==> flow/design.v <==
module qmult #(
    parameter N = 16,
    parameter Q = 10
)(
    input signed [N-1:0] a,
    input signed [N-1:0] b,
    output signed [N-1:0] out
);
    wire signed [2*N-1:0] temp;
    assign temp = a * b;
    assign out = temp[Q+N-1 : Q]; 
endmodule
module leaky_relu_layer #(
    parameter DATA_WIDTH = 16
)(
    input  wire clk,
    input  wire rst_n,
    input  wire valid_in,
    input  wire signed [DATA_WIDTH-1:0] data_in,
    output reg  valid_out,
    output reg  signed [DATA_WIDTH-1:0] data_out
);
    wire signed [DATA_WIDTH-1:0] val_shift_3;
    wire signed [DATA_WIDTH-1:0] val_shift_4;
    wire signed [DATA_WIDTH-1:0] val_shift_6;
    wire signed [DATA_WIDTH-1:0] neg_result;
    assign val_shift_3 = data_in >>> 3;  
    assign val_shift_4 = data_in >>> 4;  
    assign val_shift_6 = data_in >>> 6;  
    assign neg_result = val_shift_3 + val_shift_4 + val_shift_6;
    always @(posedge clk or negedge rst_n) begin
        if (!rst_n) begin
            valid_out <= 0;
            data_out  <= 0;
        end 
        else if (valid_in) begin
            valid_out <= 1;
            if (data_in >= 0) begin
                data_out <= data_in;
            end else begin
                data_out <= neg_result;
            end
        end 
        else begin
            valid_out <= 0;
        end
    end
endmodule
module upsample_layer_2d #(
    parameter IN_WIDTH   = 14, 
    parameter DATA_WIDTH = 16
)(
    input  wire clk, rst_n,
    input  wire valid_in,
    input  wire signed [DATA_WIDTH-1:0] data_in,
    output wire ready_in, 
    input  wire ready_out, 
    output reg  valid_out,
    output reg  signed [DATA_WIDTH-1:0] data_out
);
    localparam OUT_WIDTH = IN_WIDTH * 2;
    localparam S_READ_PIXEL  = 0;
    localparam S_EMIT_H_ZERO = 1; 
    localparam S_EMIT_V_ROW  = 2;
    reg [1:0] state;
    reg [15:0] col_cnt; 
    reg [15:0] row_cnt; 
    assign ready_in = (state == S_READ_PIXEL) && ready_out && (!valid_out || ready_out);
    always @(posedge clk or negedge rst_n) begin
        if (!rst_n) begin
            state <= S_READ_PIXEL;
            valid_out <= 0; data_out <= 0;
            col_cnt <= 0; row_cnt <= 0;
        end else begin
            if (valid_out && !ready_out) begin
                valid_out <= 1; 
            end else begin
                valid_out <= 0;  
                case (state)
                    S_READ_PIXEL: begin
                        if (valid_in && ready_out) begin
                            valid_out <= 1;
                            data_out  <= data_in;
                            state     <= S_EMIT_H_ZERO;
                        end
                    end
                    S_EMIT_H_ZERO: begin
                        if (ready_out) begin 
                            valid_out <= 1;
                            data_out  <= 0;
                            if (col_cnt == IN_WIDTH - 1) begin
                                col_cnt <= 0;
                                state   <= S_EMIT_V_ROW;
                            end else begin
                                col_cnt <= col_cnt + 1;
                                state   <= S_READ_PIXEL;
                            end
                        end
                    end
                    S_EMIT_V_ROW: begin
                        if (ready_out) begin
                            valid_out <= 1;
                            data_out  <= 0;
                            if (row_cnt == OUT_WIDTH - 1) begin
                                row_cnt <= 0;
                                state   <= S_READ_PIXEL;
                            end else begin
                                row_cnt <= row_cnt + 1;
                            end
                        end
                    end
                endcase
            end
        end
    end
endmodule
module zero_pad_layer #(
    parameter DATA_WIDTH = 16,
    parameter IMG_WIDTH  = 14,    
    parameter IMG_HEIGHT = 14,    
    parameter PAD_TOP    = 1,
    parameter PAD_BOTTOM = 2,
    parameter PAD_LEFT   = 1,
    parameter PAD_RIGHT  = 2
)(
    input  wire clk, rst_n,
    input  wire valid_in,
    input  wire signed [DATA_WIDTH-1:0] data_in,
    output wire ready_in,
    input  wire ready_out,
    output reg  valid_out,
    output reg  signed [DATA_WIDTH-1:0] data_out
);
    localparam TOTAL_WIDTH  = PAD_LEFT + IMG_WIDTH + PAD_RIGHT;
    localparam TOTAL_HEIGHT = PAD_TOP + IMG_HEIGHT + PAD_BOTTOM;
    reg [15:0] out_x;
    reg [15:0] out_y;
    reg frame_done; 
    reg [11:0] flush_cnt; 
    localparam FLUSH_CYCLES = 1024; 
    wire region_active_x = (out_x >= PAD_LEFT) && (out_x < PAD_LEFT + IMG_WIDTH);
    wire region_active_y = (out_y >= PAD_TOP)  && (out_y < PAD_TOP + IMG_HEIGHT);
    wire inside_content  = region_active_x && region_active_y;
    always @(*) begin
        if (frame_done) begin
            valid_out = 1'b0;
            data_out  = 0;
        end 
        else if (inside_content) begin
            valid_out = valid_in;
            data_out  = data_in;
        end else begin
            valid_out = 1'b1; 
            data_out  = {DATA_WIDTH{1'b0}};
        end
    end
    assign ready_in = !frame_done && (flush_cnt == 0) && inside_content && ready_out;
    wire fire_out = valid_out && ready_out;
    always @(posedge clk or negedge rst_n) begin
        if (!rst_n) begin
            out_x <= 0; out_y <= 0; frame_done <= 0; flush_cnt <= 0;
        end else begin
            if (flush_cnt > 0) begin
                if (fire_out) begin
                    if (flush_cnt == FLUSH_CYCLES) frame_done <= 1;
                    else flush_cnt <= flush_cnt + 1;
                end
            end
            else if (fire_out) begin
                if (out_x == TOTAL_WIDTH - 1) begin
                    out_x <= 0;
                    if (out_y == TOTAL_HEIGHT - 1) flush_cnt <= 1; 
                    else out_y <= out_y + 1;
                end else out_x <= out_x + 1;
            end
        end
    end
endmodule
module conv2d_4x4_layer #(
    parameter IMG_WIDTH  = 16,
    parameter DATA_WIDTH = 16
)(
    input  wire clk,
    input  wire rst_n,
    input  wire valid_in,
    input  wire signed [DATA_WIDTH-1:0] data_in,
    input  wire signed [DATA_WIDTH-1:0] w0, w1, w2, w3,
    input  wire signed [DATA_WIDTH-1:0] w4, w5, w6, w7,
    input  wire signed [DATA_WIDTH-1:0] w8, w9, w10, w11,
    input  wire signed [DATA_WIDTH-1:0] w12, w13, w14, w15,
    input  wire signed [DATA_WIDTH-1:0] bias,
    output reg  valid_out,
    output reg  signed [DATA_WIDTH-1:0] data_out
);
    reg signed [DATA_WIDTH-1:0] line_buff_0 [0:IMG_WIDTH-1];
    reg signed [DATA_WIDTH-1:0] line_buff_1 [0:IMG_WIDTH-1];
    reg signed [DATA_WIDTH-1:0] line_buff_2 [0:IMG_WIDTH-1];
    reg signed [DATA_WIDTH-1:0] win [0:15]; 
    wire signed [DATA_WIDTH-1:0] p[0:15]; 
    wire signed [DATA_WIDTH-1:0] sum;
    reg [9:0] x_cnt, y_cnt;
    integer i;
    qmult m0 (win[15], w0,  p[0]);
    qmult m1 (win[14], w1,  p[1]);
    qmult m2 (win[13], w2,  p[2]);
    qmult m3 (win[12], w3,  p[3]);
    qmult m4 (win[11], w4,  p[4]);
    qmult m5 (win[10], w5,  p[5]);
    qmult m6 (win[9],  w6,  p[6]);
    qmult m7 (win[8],  w7,  p[7]);
    qmult m8 (win[7],  w8,  p[8]);
    qmult m9 (win[6],  w9,  p[9]);
    qmult m10(win[5],  w10, p[10]);
    qmult m11(win[4],  w11, p[11]);
    qmult m12(win[3],  w12, p[12]);
    qmult m13(win[2],  w13, p[13]);
    qmult m14(win[1],  w14, p[14]);
    qmult m15(win[0],  w15, p[15]);
    assign sum = p[0] + p[1] + p[2] + p[3] + 
                 p[4] + p[5] + p[6] + p[7] + 
                 p[8] + p[9] + p[10] + p[11] +
                 p[12] + p[13] + p[14] + p[15] + bias;
    reg valid_req;
    always @(posedge clk or negedge rst_n) begin
        if (!rst_n) begin
            valid_req <= 0;
            valid_out <= 0;
            data_out  <= 0;
            x_cnt <= 0;
            y_cnt <= 0;
            for (i = 0; i < IMG_WIDTH; i = i + 1) begin
                line_buff_0[i] <= 0;
                line_buff_1[i] <= 0;
                line_buff_2[i] <= 0;
            end
            for (i = 0; i < 16; i = i + 1) begin
                win[i] <= 0;
            end
        end 
        else if (valid_in) begin
            line_buff_0[0] <= data_in;
            line_buff_1[0] <= line_buff_0[IMG_WIDTH-1];
            line_buff_2[0] <= line_buff_1[IMG_WIDTH-1];
            for (i = 1; i < IMG_WIDTH; i = i + 1) begin
                line_buff_0[i] <= line_buff_0[i-1];
                line_buff_1[i] <= line_buff_1[i-1];
                line_buff_2[i] <= line_buff_2[i-1];
            end
            win[0] <= data_in; 
            win[1] <= win[0]; win[2] <= win[1]; win[3] <= win[2];
            win[4] <= line_buff_0[IMG_WIDTH-1];
            win[5] <= win[4]; win[6] <= win[5]; win[7] <= win[6];
            win[8] <= line_buff_1[IMG_WIDTH-1];
            win[9] <= win[8]; win[10] <= win[9]; win[11] <= win[10];
            win[12] <= line_buff_2[IMG_WIDTH-1];
            win[13] <= win[12]; win[14] <= win[13]; win[15] <= win[14];
            if (x_cnt == IMG_WIDTH-1) begin
                x_cnt <= 0;
                y_cnt <= y_cnt + 1;
            end else begin
                x_cnt <= x_cnt + 1;
            end
            if (y_cnt >= 3 && x_cnt >= 3) 
                valid_req <= 1;
            else
                valid_req <= 0;
            valid_out <= valid_req;
            data_out  <= sum;
        end
        else begin
            valid_out <= valid_req;
            data_out  <= sum;
            valid_req <= 0;
        end
    end
endmodule
module trans_conv2d_padded_layer #(
    parameter IN_WIDTH   = 7,
    parameter DATA_WIDTH = 16,
    parameter PAD_TOP    = 1,
    parameter PAD_BOTTOM = 2,
    parameter PAD_LEFT   = 1,
    parameter PAD_RIGHT  = 2
)(
    input  wire clk, rst_n,
    input  wire valid_in,
    input  wire signed [DATA_WIDTH-1:0] data_in,
    output wire ready_out, 
    input  wire signed [DATA_WIDTH-1:0] w0,w1,w2,w3,w4,w5,w6,w7,
    input  wire signed [DATA_WIDTH-1:0] w8,w9,w10,w11,w12,w13,w14,w15,
    input  wire signed [DATA_WIDTH-1:0] bias,
    output wire valid_out,
    output wire signed [DATA_WIDTH-1:0] data_out
);
    wire up_valid, up_ready;
    wire signed [DATA_WIDTH-1:0] up_data;
    upsample_layer_2d #(
        .IN_WIDTH(IN_WIDTH), 
        .DATA_WIDTH(DATA_WIDTH)
    ) upsample_inst (
        .clk(clk), .rst_n(rst_n),
        .valid_in(valid_in), .data_in(data_in), .ready_in(ready_out),
        .ready_out(up_ready), .valid_out(up_valid), .data_out(up_data)
    );
    wire pad_valid, pad_ready;
    wire signed [DATA_WIDTH-1:0] pad_data;
    zero_pad_layer #(
        .DATA_WIDTH(DATA_WIDTH),
        .IMG_WIDTH(IN_WIDTH * 2),    
        .IMG_HEIGHT(IN_WIDTH * 2),   
        .PAD_TOP(PAD_TOP), .PAD_BOTTOM(PAD_BOTTOM),
        .PAD_LEFT(PAD_LEFT), .PAD_RIGHT(PAD_RIGHT)
    ) pad_inst (
        .clk(clk), .rst_n(rst_n),
        .valid_in(up_valid), .data_in(up_data), .ready_in(up_ready),
        .ready_out(pad_ready), .valid_out(pad_valid), .data_out(pad_data)
    );
    localparam CONV_IN_WIDTH = (IN_WIDTH * 2) + PAD_LEFT + PAD_RIGHT;
    conv2d_4x4_layer #(
        .IMG_WIDTH(CONV_IN_WIDTH), 
        .DATA_WIDTH(DATA_WIDTH)
    ) conv_inst (
        .clk(clk), .rst_n(rst_n),
        .valid_in(pad_valid), .data_in(pad_data), 
        .w0(w0), .w1(w1), .w2(w2), .w3(w3), .w4(w4), .w5(w5), .w6(w6), .w7(w7),
        .w8(w8), .w9(w9), .w10(w10), .w11(w11), .w12(w12), .w13(w13), .w14(w14), .w15(w15),
        .bias(bias),
        .valid_out(valid_out), .data_out(data_out)
    );
    assign pad_ready = 1'b1; 
endmodule
module w_dec2 #(parameter DATA_WIDTH=16)(
    output wire signed [DATA_WIDTH-1:0] w0, output wire signed [DATA_WIDTH-1:0] w1, output wire signed [DATA_WIDTH-1:0] w2, output wire signed [DATA_WIDTH-1:0] w3, output wire signed [DATA_WIDTH-1:0] w4, output wire signed [DATA_WIDTH-1:0] w5, output wire signed [DATA_WIDTH-1:0] w6, output wire signed [DATA_WIDTH-1:0] w7, output wire signed [DATA_WIDTH-1:0] w8, output wire signed [DATA_WIDTH-1:0] w9, output wire signed [DATA_WIDTH-1:0] w10, output wire signed [DATA_WIDTH-1:0] w11, output wire signed [DATA_WIDTH-1:0] w12, output wire signed [DATA_WIDTH-1:0] w13, output wire signed [DATA_WIDTH-1:0] w14, output wire signed [DATA_WIDTH-1:0] w15, output wire signed [DATA_WIDTH-1:0] bias
);
    assign w0 = 16'h0114;  
    assign w1 = 16'h0108;  
    assign w2 = 16'h00ee;  
    assign w3 = 16'h00fa;  
    assign w4 = 16'h00e9;  
    assign w5 = 16'h00dd;  
    assign w6 = 16'h00cf;  
    assign w7 = 16'h00d9;  
    assign w8 = 16'h00ed;  
    assign w9 = 16'h00d6;  
    assign w10 = 16'h00e7;  
    assign w11 = 16'h00f3;  
    assign w12 = 16'h010e;  
    assign w13 = 16'h00fa;  
    assign w14 = 16'h0104;  
    assign w15 = 16'h0106;  
    assign bias = 16'h0001;  
endmodule
module figan_upconv #(
    parameter DATA_WIDTH = 16
)(
    input  wire clk,
    input  wire rst_n,
    input  wire valid_in,
    input  wire signed [DATA_WIDTH-1:0] data_in,
    output wire ready_out,
    output wire valid_out,
    output wire signed [DATA_WIDTH-1:0] data_out
);
    wire signed [DATA_WIDTH-1:0] w_d2 [0:15]; wire signed [DATA_WIDTH-1:0] b_d2;
    w_dec2 w_d2_inst (.w0(w_d2[0]), .w1(w_d2[1]), .w2(w_d2[2]), .w3(w_d2[3]), .w4(w_d2[4]), .w5(w_d2[5]), .w6(w_d2[6]), .w7(w_d2[7]), .w8(w_d2[8]), .w9(w_d2[9]), .w10(w_d2[10]), .w11(w_d2[11]), .w12(w_d2[12]), .w13(w_d2[13]), .w14(w_d2[14]), .w15(w_d2[15]), .bias(b_d2));
    wire val_d2; wire signed [DATA_WIDTH-1:0] dat_d2;
    trans_conv2d_padded_layer #(
        .IN_WIDTH(14), .DATA_WIDTH(DATA_WIDTH),
        .PAD_TOP(2), .PAD_BOTTOM(3),
        .PAD_LEFT(2), .PAD_RIGHT(3)
    ) dec2 (
        .clk(clk), .rst_n(rst_n), .valid_in(valid_in), .data_in(data_in), .ready_out(ready_out),
        .w0(w_d2[0]), .w1(w_d2[1]), .w2(w_d2[2]), .w3(w_d2[3]), .w4(w_d2[4]), .w5(w_d2[5]), .w6(w_d2[6]), .w7(w_d2[7]), .w8(w_d2[8]), .w9(w_d2[9]), .w10(w_d2[10]), .w11(w_d2[11]), .w12(w_d2[12]), .w13(w_d2[13]), .w14(w_d2[14]), .w15(w_d2[15]), .bias(b_d2), .valid_out(val_d2), .data_out(dat_d2)
    );
    leaky_relu_layer #(.DATA_WIDTH(DATA_WIDTH)) act_d2 (.clk(clk), .rst_n(rst_n), .valid_in(val_d2), .data_in(dat_d2), .valid_out(valid_out), .data_out(data_out));
endmodule
Wiki page: figan_upconv / tool data

Tool chain data of figan_upconv. Module figan_upconv before and after one edit of its RTL, step after step. "before" refers to lines of the RTL above, "after" to lines of the edited file. "change": "after" minus "before" as printed here. Operators carry their Yosys type and port widths (W data, S select, Z words). Library cell names are shortened. A cell with n/a has no value.

Top module: figan_upconv. Clock: clk. Standard-cell library: sky130hd. Timing corner: tt_025C_1v80.

The edit. The edit as a unified diff against the file above. A script made this edit; it was not meant as an optimisation.

```diff
@@ -137,5 +137,5 @@
     reg [15:0] out_y;
     reg frame_done; 
-    reg [11:0] flush_cnt; 
+    reg [12:0] flush_cnt; 
     localparam FLUSH_CYCLES = 1024; 
     wire region_active_x = (out_x >= PAD_LEFT) && (out_x < PAD_LEFT + IMG_WIDTH);
```

Word level. Source: Yosys, flattened and elaborated. Widths are those after wreduce. Registers that Yosys merges into a memory's read port (data or address) are not register bits. Print and check cells do not count. Equal cells are merged and count once.

Cells by class: add/sub/neg operators (before 25, after 25, change 0); $mul (before 16, after 16, change 0); magnitude comparators (before 8, after 8, change 0); eq/ne operators (before 14, after 14, change 0); multiplexer cells (before 31, after 31, change 0); bitwise logic cells (before 3, after 3, change 0); reduce/logical cells (before 29, after 29, change 0).

Operator list: $mux W12 (before 6, after 0, change -6); $mux W13 (before 0, after 6, change +6); $add A12 B1 Y12 const B (before 1, after 0, change -1); $eq A12 B11 Y1 const B (before 1, after 0, change -1); $gt A12 B1 Y1 const B (before 1, after 0, change -1); $logic_not A12 Y1 (before 1, after 0, change -1); $add A13 B1 Y13 const B (before 0, after 1, change +1); $eq A13 B11 Y1 const B (before 0, after 1, change +1); $gt A13 B1 Y1 const B (before 0, after 1, change +1); $logic_not A13 Y1 (before 0, after 1, change +1); $add A16 B15 Y16 (before 11, after 11, change 0); $logic_and A1 B1 Y1 (before 10, after 10, change 0); $mul A16 B9 Y25 const B (before 9, after 9, change 0); $mux W1 (before 8, after 8, change 0); $mux W16 (before 8, after 8, change 0); $mul A16 B8 Y24 const B (before 6, after 6, change 0); $mux W2 (before 5, after 5, change 0); $ne A2 B2 Y1 const B (before 5, after 5, change 0); $add A16 B1 Y16 const B (before 4, after 4, change 0); $add A16 B16 Y16 (before 4, after 4, change 0); $logic_not A1 Y1 (before 3, after 3, change 0); $not A1 Y1 (before 3, after 3, change 0); $reduce_and A3 Y1 (before 3, after 3, change 0); $reduce_and A4 Y1 (before 3, after 3, change 0); $add A10 B1 Y10 const B (before 2, after 2, change 0); $eq A16 B6 Y1 const B (before 2, after 2, change 0); $ge A10 B2 Y1 const B (before 2, after 2, change 0); $ge A16 B2 Y1 const B (before 2, after 2, change 0).

The list need not be complete.

Word-level totals: register bits (before 1799, after 1800, change +1); input port bits (before 19, after 19, change 0); output and inout port bits (before 18, after 18, change 0); cells after elaboration (before 245, after 245, change 0).

Logic depth. Longest topological path by Yosys (ltp), each cell counted once; first at word level (registers and memories cut), then after technology mapping (sequential cells cut; the memories' decode and read muxes count).

Logic depth: depth in word-level cells (before 17, after 17, change 0); ABC_AREA (before 0, after 0); depth in mapped cells (before 41, after 43, change +2); depth with buffers taken out (before 41, after 43, change +2).

Mapped cells and area. Source: synth_stat.txt of the flow (Yosys; design flattened, memories mapped). It holds for the ABC_AREA given above (unset counts as 0); a run with the other value may have another netlist.

Mapped netlist: mapped cells (before 11880, after 11829, change -51); synthesis area (µm²) (before 109428.7, after 109108.4, change -320.3); sequential part of the area (µm²) (before 45044.5, after 45069.5, change +25.0); mapped flip-flops (before 1800, after 1801, change +1); buffer cells (before 381, after 383, change +2).

Cells by type: buf_2 (before 157, after 0, change -157); clkbuf_1 (before 220, after 343, change +123); buf_1 (before 4, after 40, change +36); nand2_1 (before 4770, after 4744, change -26); a21oi_1 (before 137, after 113, change -24); nor2b_1 (before 36, after 50, change +14); or3_1 (before 22, after 8, change -14); o21ai_1 (before 20, after 7, change -13); xnor2_1 (before 225, after 213, change -12); a21o_1 (before 57, after 68, change +11); o21a_1 (before 43, after 53, change +10); inv_1 (before 1570, after 1562, change -8); xor2_1 (before 106, after 113, change +7); and2_1 (before 20, after 13, change -7); o21ai_0 (before 240, after 246, change +6); nand4_1 (before 31, after 25, change -6); nand3_1 (before 58, after 63, change +5); a211oi_1 (before 11, after 6, change -5).

The list need not be complete. The figures by module come from a second, unflattened synthesis with its own total; it is not the netlist above.

Second synthesis, totals: cell total of the unflattened synthesis (before 19706, after 19999, change +293); area (unflattened synthesis) (µm²) (before 205362.0, after 207676.7, change +2314.7).

Rows give one instance, submodules left out.

Modules, before: qmult (times used 16, cells 910, area 8029.0 µm², sequential area 0.0 µm²); conv2d_4x4_layer (times used 1, cells 4218, area 68444.4 µm², sequential area 42190.5 µm²); zero_pad_layer (times used 1, cells 268, area 2581.2 µm², sequential area 1126.1 µm²); upsample_layer_2d (times used 1, cells 231, area 2354.8 µm², sequential area 1302.5 µm²); w_dec2 (times used 1, cells 274, area 2049.5 µm², sequential area 0.0 µm²); leaky_relu_layer (DATA_WIDTH=16) (times used 1, cells 154, area 1465.2 µm², sequential area 425.4 µm²); trans_conv2d_padded_layer (times used 1, cells 1, area 3.8 µm², sequential area 0.0 µm²); figan_upconv (times used 1, cells 0, area 0.0 µm², sequential area 0.0 µm²).

Modules, after: qmult (times used 16, cells 928, area 8169.1 µm², sequential area 0.0 µm²); conv2d_4x4_layer (times used 1, cells 4218, area 68444.4 µm², sequential area 42190.5 µm²); zero_pad_layer (times used 1, cells 273, area 2653.8 µm², sequential area 1151.1 µm²); upsample_layer_2d (times used 1, cells 231, area 2354.8 µm², sequential area 1302.5 µm²); w_dec2 (times used 1, cells 274, area 2049.5 µm², sequential area 0.0 µm²); leaky_relu_layer (DATA_WIDTH=16) (times used 1, cells 154, area 1465.2 µm², sequential area 425.4 µm²); trans_conv2d_padded_layer (times used 1, cells 1, area 3.8 µm², sequential area 0.0 µm²); figan_upconv (times used 1, cells 0, area 0.0 µm², sequential area 0.0 µm²).

Timing after synthesis. OpenSTA on the mapped netlist: ideal clock, no wires. The path of least setup slack (recovery checks aside). Input and output delay are each 20% of the period. Register names are those of the netlist, which keeps one name where synthesis merged equal registers.

Timing path after synthesis: path kind (before flip-flop to flip-flop, after flip-flop to flip-flop); start point (before register (no name shown), after register (no name shown)); end point (before register dec2.conv_inst.data_out[15], after register dec2.conv_inst.data_out[15]); period (ps) (before 13000, after 13000, change 0); library setup time (ps) (before 136, after 134, change -2); launch time at the first pin (ps) (before 0, after 0, change 0); data arrival time (ps) (before 9625, after 9609, change -16); required time (ps) (before 12864, after 12866, change +2); slack (ps) (before 3239, after 3257, change +18); path delay (ps) (before 9761, after 9743, change -18); stages (before 41, after 37, change -4); path buffers (before 0, after 0, change 0); synthesis period reached (ps) (before 9761, after 9743, change -18).

"path delay" = arrival - input delay + setup time. "stages": output pins that drive a net of the path, with the launching flip-flop's if there is one; two outputs of one cell count as two. "synthesis period reached" = period - worst setup slack (recovery checks aside). The figure is calculated, with input and output delays left at 20% of the set period. Between the ends stands the longest chain of elaborated cells between them, by number of cells; it is not shown to be the way that was timed. Of several equally long chains one is given. Each line given opens the expression or statement behind the cell; cells for indexed reads and writes are added by Yosys, which also makes memories of some case tables. A register here has more assigning lines than the two given.

On the way, after synthesis, before:
Path through: dfrtp_1 -> inv_1 -> fa_1 -> inv_1 -> ha_1 -> ha_1 -> inv_1 -> fa_1 -> inv_1 -> ha_1 -> a41o_1 -> a21o_1 -> a2111oi_4 -> o21bai_2 -> a2111oi_4 -> a21oi_1 -> a21o_1 -> a21o_1 -> (+5 left out) -> fa_1 -> fa_1 -> fa_1 -> inv_1 -> fa_1 -> inv_1 -> ha_1 -> o21ai_0 -> nand2_1 -> a31oi_1 -> nor2b_1 -> o21a_1 -> nor4_1 -> nor3_1 -> a31o_2 -> xnor3_1 -> xnor3_1 -> xor3_1. For cells in the longest elaborated chain the number is 12. For elaborated cells between the ends (all ways) the number is 12. Under source lines of those cells stands 2. Those cells by class: add/sub: 11; mul: 1.

Ends and longest elaborated chain, after synthesis, before: $mul A16 B9 Y25 (RTL line 10) `assign temp = a * b;`; $add A16 B15 Y16 x6 (RTL line 219) `assign sum = p[0] + p[1] + p[2] + p[3] +`; $add A16 B16 Y16 (RTL line 219); $add A16 B15 Y16 (RTL line 219); $add A16 B16 Y16 x2 (RTL line 219); $add A16 B2 Y16 (RTL line 219); to (assign) (RTL line 268) `data_out  <= sum;`; to (assign) (RTL line 272) `data_out  <= sum;`; to (decl) (RTL line 193) `output reg  signed [DATA_WIDTH-1:0] data_out`.

On the way, after synthesis, after:
Path through: dfrtp_1 -> fa_1 -> inv_1 -> fa_1 -> fa_1 -> fa_1 -> inv_1 -> ha_1 -> a211oi_1 -> o21ai_1 -> a31o_2 -> a41o_1 -> and2_1 -> o21a_1 -> o31a_1 -> fa_1 -> inv_1 -> fa_1 -> fa_1 -> inv_1 -> fa_1 -> fa_1 -> inv_1 -> fa_1 -> inv_1 -> ha_1 -> or3_1 -> o2111ai_1 -> o22ai_1 -> o21a_1 -> o21ai_0 -> nand2b_1 -> a31oi_1 -> xnor2_1 -> xnor3_1 -> xnor3_1 -> xnor3_1. For cells in the longest elaborated chain the number is 5. For elaborated cells between the ends (all ways) the number is 5. Under source lines of those cells stands 2. Those cells by class: add/sub: 4; mul: 1.

Ends and longest elaborated chain, after synthesis, after: $mul A16 B8 Y24 (RTL line 10) `assign temp = a * b;`; $add A16 B15 Y16 (RTL line 219) `assign sum = p[0] + p[1] + p[2] + p[3] +`; $add A16 B16 Y16 x2 (RTL line 219); $add A16 B2 Y16 (RTL line 219); to (assign) (RTL line 268) `data_out  <= sum;`; to (assign) (RTL line 272) `data_out  <= sum;`; to (decl) (RTL line 193) `output reg  signed [DATA_WIDTH-1:0] data_out`.

Path in the finished layout. Path of least setup slack in the final report of the runs of set A (OpenROAD, finished layout, wires in). Where an end is a register, its clock arrival counts in the times. The report prints the path's times to 10 ps; the period is as set.

Timing path after layout: path kind (before flip-flop to flip-flop, after flip-flop to flip-flop); start point (before register dec2.conv_inst.win[12][1], after register (no name shown)); end point (before register dec2.conv_inst.data_out[15], after register dec2.conv_inst.data_out[15]); period (ps) (before 13000, after 13000, change 0); library setup time (ps) (before 120, after 120, change 0); launch time at the first pin (ps) (before 850, after 830, change -20); data arrival time (ps) (before 11420, after 11320, change -100); required time (ps) (before 13700, after 13670, change -30); slack (ps) (before 2280, after 2350, change +70); stages (before 38, after 42, change +4); path buffers (before 0, after 0, change 0).

Between the ends stands the longest chain of elaborated cells between them, by number of cells; it is not shown to be the way that was timed. Of several equally long chains one is given. A register here has more assigning lines than the two given.

On the way, after layout, before:
Path through: dfrtp_1 -> fa_1 -> ha_1 -> ha_1 -> inv_1 -> fa_1 -> inv_1 -> ha_1 -> and3_1 -> a31o_1 -> a21o_1 -> a2111o_1 -> a31oi_1 -> o21ai_1 -> o311a_1 -> o21a_1 -> o21a_1 -> nor2_1 -> (+2 left out) -> fa_1 -> fa_1 -> fa_1 -> inv_1 -> fa_1 -> inv_1 -> ha_1 -> o21ai_0 -> nand2_1 -> a31oi_1 -> nor2b_1 -> o21a_1 -> nor4_1 -> nor3_1 -> a31o_2 -> xnor3_1 -> xnor3_1 -> xor3_1. For cells in the longest elaborated chain the number is 15. For elaborated cells between the ends (all ways) the number is 15. Under source lines of those cells stands 2. Those cells by class: add/sub: 14; mul: 1.

Ends and longest elaborated chain, after layout, before: from (decl) (RTL line 198) `reg signed [DATA_WIDTH-1:0] win [0:15];`; from (assign) (RTL line 237) `win[i] <= 0;`; from (assign) (RTL line 255) `win[12] <= line_buff_2[IMG_WIDTH-1];`; $mul A16 B8 Y24 (RTL line 10) `assign temp = a * b;`; $add A16 B15 Y16 x9 (RTL line 219) `assign sum = p[0] + p[1] + p[2] + p[3] +`; $add A16 B16 Y16 (RTL line 219); $add A16 B15 Y16 (RTL line 219); $add A16 B16 Y16 x2 (RTL line 219); $add A16 B2 Y16 (RTL line 219); to (assign) (RTL line 268) `data_out  <= sum;`; to (assign) (RTL line 272) `data_out  <= sum;`; to (decl) (RTL line 193) `output reg  signed [DATA_WIDTH-1:0] data_out`.

On the way, after layout, after:
Path through: dfrtp_1 -> ha_1 -> inv_1 -> fa_1 -> inv_1 -> ha_1 -> inv_1 -> fa_1 -> inv_1 -> ha_1 -> nand2b_1 -> o21bai_1 -> a21o_1 -> a21o_1 -> a21oi_1 -> o21bai_1 -> a2111oi_2 -> o21bai_1 -> (+6 left out) -> fa_1 -> fa_1 -> fa_1 -> inv_1 -> fa_1 -> inv_1 -> ha_1 -> or3_1 -> o2111ai_1 -> o22ai_1 -> o21a_1 -> o21ai_0 -> nand2b_1 -> a31oi_1 -> xnor2_1 -> xnor3_1 -> xnor3_1 -> xnor3_1. For cells in the longest elaborated chain the number is 13. For elaborated cells between the ends (all ways) the number is 13. Under source lines of those cells stands 2. Those cells by class: add/sub: 12; mul: 1.

Ends and longest elaborated chain, after layout, after: $mul A16 B9 Y25 (RTL line 10) `assign temp = a * b;`; $add A16 B15 Y16 x7 (RTL line 219) `assign sum = p[0] + p[1] + p[2] + p[3] +`; $add A16 B16 Y16 (RTL line 219); $add A16 B15 Y16 (RTL line 219); $add A16 B16 Y16 x2 (RTL line 219); $add A16 B2 Y16 (RTL line 219); to (assign) (RTL line 268) `data_out  <= sum;`; to (assign) (RTL line 272) `data_out  <= sum;`; to (decl) (RTL line 193) `output reg  signed [DATA_WIDTH-1:0] data_out`.

Flow runs. Both versions went through the flow (Yosys, OpenROAD) with the same settings in each pair. Constraints: input delay and output delay 20% of the set period each, output load 0.01 pF.

Settings, set A:
For period_ns the number is 13.0. Under CAP_MARGIN stands 20. CORE_MARGIN: 2. For CORE_UTILIZATION the number is 40. Under SLEW_MARGIN stands 20.

Measured results, set A: synthesized cell area (µm²) (before 109428.7, after 109108.4, change -320.3); area of the die (µm²) (before 277771.0, after 276965.0, change -806.0); area of the standard cells in the finished layout (µm²) (before 120438.0, after 120125.0, change -313.0); final utilization (%) (before 44.1, after 44.3, change +0.2); setup slack of the critical path (ps) (before 2285, after 2350, change +65); post-route setup TNS (ps) (before 0, after 0, change 0); lowest hold slack (ps) (before 351, after 377, change +26); power consumption (W) (before 0.011755, after 0.011612, change -0.000143); clock period reached (ps) (before 10715, after 10650, change -65).

"clock period reached" is the run's clock period less its worst setup slack. It is reckoned from that one timing run; input and output delays stay at 20% of the period that was set. "power consumption" is the tool's figure for a default switching activity; nothing was simulated.
